==> flow/design.v <==
`timescale 1ns / 1ps
module DiscriminantCalculator(
    input signed [31:0] SphereX,
    input signed [31:0] SphereY,
    input signed [31:0] SphereZ,
    input [31:0] SphereRadius,
    input signed [31:0] RayStartX,
    input signed [31:0] RayStartY,
    input signed [31:0] RayStartZ,
    input signed [31:0] RayDirX,
    input signed [31:0] RayDirY,
    input signed [31:0] RayDirZ,
    output signed [31:0] Discriminant,
    output signed [31:0] B_out,
    output QuickIntersects,
    input CLK,
    input aresetn,
    input InputValid,
    output InputReady,
    output OutputReady
    );
    parameter waiting = 2'b00;
    parameter reading = 2'b01;
    parameter process = 2'b10;
    parameter process2 = 2'b11;
    logic [1:0] nextState;
    logic [1:0] state;
    logic signed [31:0] dx;
    logic signed [31:0] dy;
    logic signed [31:0] dz;
    logic signed [31:0] discriminant;
    logic signed [31:0] A;
    logic signed [31:0] B;
    logic signed [31:0] C;
    logic signed [31:0] distX;
    logic signed [31:0] distY;
    logic signed [31:0] distZ;
    logic [31:0] sphereRadiusSquared;
    assign InputReady = (state == waiting);
    assign OutputReady = (state == process2);
    assign Discriminant = discriminant;
    assign B_out = B;
    assign QuickIntersects = (discriminant > 0);
    always_ff@(posedge CLK) begin
        if (aresetn == 1'b0) begin
            state <= waiting;
        end else begin
            state <= nextState;
        end
        if (nextState == reading) begin
            dx <= RayDirX;
            dy <= RayDirY;
            dz <= RayDirZ;
            distX <= RayStartX - SphereX;
            distY <= RayStartY - SphereY;
            distZ <= RayStartZ - SphereZ;
            sphereRadiusSquared <= SphereRadius * SphereRadius;
            A <= RayDirX * RayDirX + RayDirY * RayDirY + RayDirZ * RayDirZ;
        end else if (nextState == process) begin
            B <= (dx * distX + dy * distY + dz * distZ) << 1;
            C <= (distX * distX + distY * distY + distZ * distZ) - sphereRadiusSquared;
        end else if (nextState == process2) begin
            discriminant <= B * B - 4 * A * C;
        end         
    end
    always_comb begin
        case (state) 
        waiting:
            if (InputValid) begin
                nextState = reading;
            end else begin
                nextState = waiting;
            end            
        reading:
            nextState = process;
        process:
            nextState = process2;
        process2:
            nextState = waiting;
        endcase
    end
endmodule
-- Step by step through the tools: DiscriminantCalculator
Tool output for the design above, in the order of the flow.
Lines are those of the file above, counted from 1.
Operators: Yosys type, input widths -> output width; for muxes data width and select width s.
Cell names lack the library's common part.
A cell with n/a has no value.
- design top: DiscriminantCalculator
- clock port: CLK
- cell library: sky130hd
- corner: tt_025C_1v80

-- Word-level counts
Source: Yosys, flattened and elaborated, memories not mapped. Widths are those after wreduce. Registers that Yosys merges into a memory's read port (data or address) are not register bits. Print and check cells do not count. Equal cells are merged and count once.
- noted $mul: 12
- bitwise operators: 2
- reductions and logical operators: 3
- noted muxes and demuxes: 2
- order comparisons at 1
- noted divide/modulo/power cells: 0
- eq/ne operators: 6
- shifts and indexed selects: 0
- noted $add $sub $neg: 11
- operators by type and width (kind ; count):
    $mul 32x32->32 ; 4
    $mul 32x32->30 ; 3
    $mul 32x32->31 ; 3
    $mul 31x31->30 ; 1
    $mul 30x32->30 ; 1
    $sub 32x32->32 ; 5
    $add 32x32->32 ; 2
    $add 31x31->31 ; 2
    $add 30x30->30 ; 2
    $gt 32x1->1 const B ; 1
    $eq 2x2->1 const B ; 4
    $pmux 2 s4 ; 1
    $eq 2x1->1 const B ; 2
    $reduce_and 3->1 ; 1
    $not 1->1 ; 2
    $logic_not 2->1 ; 1
    $reduce_and 2->1 ; 1
    $mux 1 ; 1
- noted register bits: 351
- memory cells at 0
- RAM bits: 0
- bits in latches: 0
- noted memory bits (read-only): 0
- noted output and inout port bits: 67
- noted input port bits: 323
- noted cells after elaboration: 49
- noted word width x clocked read ports: 0

-- Logic depth
Yosys ltp: most cells in a row. Word level: on the elaborated netlist, between registers, memories and ports. Mapped: between sequential cells and ports; inverters and the memories' decode and read muxes count.
- word-level depth: 5
- ABC_AREA at 0
- mapped depth: 39
- mapped depth without buffers at 37

-- Mapped cells and area
Yosys stat after the flow's synthesis: flattened, memories mapped to cells. It holds for the ABC_AREA given above (unset counts as 0); a run with the other value may have another netlist.
The area totals of this step are shown rounded.
- noted cells in the netlist: 18271
- noted buffers: 642
- sequential part of the area at 0.01017 mm2
- cell area after synthesis: 0.1736 mm2
- flip-flop cells: 340
- cell types (cell ; count ; total area (um2)):
    fa_1 ; 4365 ; 8.74E+04
    ha_1 ; 1699 ; 2.13E+04
    inv_1 ; 5614 ; 2.11E+04
    edfxtp_1 ; 336 ; 1.01E+04
    and2_1 ; 1586 ; 9.92E+03
    nand2_1 ; 2101 ; 7.89E+03
    xnor2_1 ; 602 ; 5.27E+03
    clkbuf_1 ; 638 ; 2.39E+03
    xor2_1 ; 159 ; 1.39E+03
    a21oi_1 ; 197 ; 985.946
    a21o_1 ; 119 ; 893.357
    nor2_1 ; 223 ; 837.053
    o21ai_0 ; 116 ; 580.557
    nor2b_1 ; 52 ; 325.312
    o21a_1 ; 38 ; 285.274
    nand2b_1 ; 45 ; 281.52
    o21bai_1 ; 29 ; 217.709
    nor3_1 ; 41 ; 205.197
Not listed: further types 57, cells in them 311.

-- Path before layout
Path of least setup slack by OpenSTA after synthesis, without wires, with an ideal clock, recovery checks aside; 20% of the period is set as input and as output delay. Where synthesis merged equal registers, the netlist keeps one of their names.
- path type: input to register
- start point: in InputValid
- end point: reg A[0]
- path delay: 26.009 ns
- data required time: 9.466 ns
- arrival time: 26.675 ns
- buffers on the path: 0
- setup slack: -17.209 ns
- noted period: 11.0 ns
- library setup time: 1.534 ns
- driving pins on the path at 1
- noted launch time at the first pin: 2.200 ns
- input delay at 2.200 ns
- noted synthesis period reached: 28.209 ns
"path delay" is the arrival time less input delay plus setup time.
"driving pins on the path" counts driving pins, that of a launching flip-flop among them; a cell with two outputs on the path counts twice.
"synthesis period reached" = period - worst setup slack (recovery checks aside). The figure is calculated, with input and output delays left at 20% of the set period.
The rows between start and end are the longest chain of elaborated cells between them; the timing report does not say that the signal goes this way. Where chains are equally long, one stands for them.
A line is the first line of the expression or statement that the cell stems from. Yosys adds cells for indexed reads and writes and turns some case tables into memories.
- cell sequence: nor4b_1
- noted length of the longest elaborated chain: 3
- elaborated cells on any way between the ends at 3
- source lines of those cells: 3
- classes of those cells: eq/ne: 1; mux: 2
- ends and longest elaborated chain, after synthesis (item ; RTL line ; RTL):
    from (decl) ; 18 ; input InputValid,
    $mux 1 ; 69 ; if (InputValid) begin
    $pmux 2 s4 ; 67 ; case (state)
    $eq 2x1->1 ; 50 ; if (nextState == reading) begin
    to (assign) ; 58 ; A <= RayDirX * RayDirX + RayDirY * RayDirY + RayDirZ * RayDirZ;

-- Path in the finished layout
From the final timing report of flow run B: the path of least setup slack in the routed layout; clock arrival at registers is part of the times.
- path type: input to register
- start point: in RayDirZ[9]
- end point: reg A[27]
- driving pins on the path at 29
- input delay at 2.20 ns
- data required time: 11.49 ns
- arrival time: 10.93 ns
- noted launch time at the first pin: 2.20 ns
- buffers on the path: 2
- library setup time: 0.25 ns
- noted period: 11.0 ns
- setup slack: 0.57 ns
The rows between start and end are the longest chain of elaborated cells between them; the timing report does not say that the signal goes this way. Where chains are equally long, one stands for them.
- cell sequence: clkdlybuf4s50_1 -> buf_12 -> nand2_1 -> fa_1 -> inv_1 -> fa_1 -> fa_1 -> fa_1 -> inv_1 -> fa_1 -> inv_1 -> fa_1 -> inv_1 -> fa_1 -> fa_1 -> fa_1 -> inv_1 -> fa_1 -> ha_1 -> a21o_1 -> a21o_1 -> a21oi_1 -> o311a_1 -> a31oi_1 -> a221o_1 -> o31a_1 -> a31o_2 -> a21oi_1 -> xnor2_1
- noted length of the longest elaborated chain: 2
- elaborated cells on any way between the ends at 2
- source lines of those cells: 1
- classes of those cells: add/sub: 1; mul: 1
- ends and longest elaborated chain, after layout (item ; RTL line ; RTL):
    from (decl) ; 12 ; input signed [31:0] RayDirZ,
    $mul 32x32->30 ; 58 ; A <= RayDirX * RayDirX + RayDirY * RayDirY + RayDirZ * RayDirZ;
    $add 30x30->30 ; 58 ;
    to (assign) ; 58 ;

Top module DiscriminantCalculator; platform sky130hd; tools Yosys and OpenROAD; 3 stored runs in no particular order. Input and output delays are each 20% of the period that was set; the output load is 0.01 pF.
By "achieved clock period" is meant the clock period of the run minus its worst setup slack. This is arithmetic on one report: input and output delays are still those of the set period (20% each).
"time of the worst setup path": the worst setup path's part of the clock period (all of it between registers, 20% less for each end at a port) less its slack. A launch clock that arrives late makes it longer, a capture clock that arrives late makes it shorter.
Measured values are rounded.

Flow run A
Settings were CAP_MARGIN = 5; CELL_PAD_IN_SITES_DETAIL_PLACEMENT = 2; CELL_PAD_IN_SITES_GLOBAL_PLACEMENT = 0; CORE_MARGIN = 7; CTS_CLUSTER_SIZE = 23; GPL_TIMING_DRIVEN = 1; period_ns = 11.0; CORE_UTILIZATION = 40; SLEW_MARGIN = 20
- no results, routing failed with GRT-0116

Flow run B
Settings were CAP_MARGIN = 5; CELL_PAD_IN_SITES_DETAIL_PLACEMENT = 2; CELL_PAD_IN_SITES_GLOBAL_PLACEMENT = 2; CORE_MARGIN = 7; CTS_CLUSTER_SIZE = 75; GPL_TIMING_DRIVEN = 1; HOLD_SLACK_MARGIN = 0.16; period_ns = 11.0; CORE_UTILIZATION = 40; SLEW_MARGIN = 20
- post-route utilization at 43.9 %
- noted the time of the worst setup path: 8.23 ns
- type of the worst setup path: input to register
- noted the area of the standard cells in the finished layout: 0.1893 mm2
- final setup TNS at 0.000 ns
- setup slack of the critical path: 0.565 ns
- achieved clock period at 10.435 ns
- full die area at 0.4527 mm2
- noted the area of the synthesized netlist: 0.1736 mm2
- worst hold slack: 0.521 ns

Flow run C
Settings were CELL_PAD_IN_SITES_GLOBAL_PLACEMENT = 1; CTS_CLUSTER_DIAMETER = 205; GPL_ROUTABILITY_DRIVEN = 0; period_ns = 9.43; CAP_MARGIN = 20; CORE_MARGIN = 2; CORE_UTILIZATION = 40; SLEW_MARGIN = 20
- worst hold slack: 0.511 ns
- post-route utilization at 45.9 %
- noted the area of the standard cells in the finished layout: 0.198 mm2
- achieved clock period at 9.375 ns
- noted the time of the worst setup path: 7.49 ns
- type of the worst setup path: input to register
- noted the area of the synthesized netlist: 0.1736 mm2
- setup slack of the critical path: 0.055 ns
- final setup TNS at 0.000 ns
- full die area at 0.4393 mm2
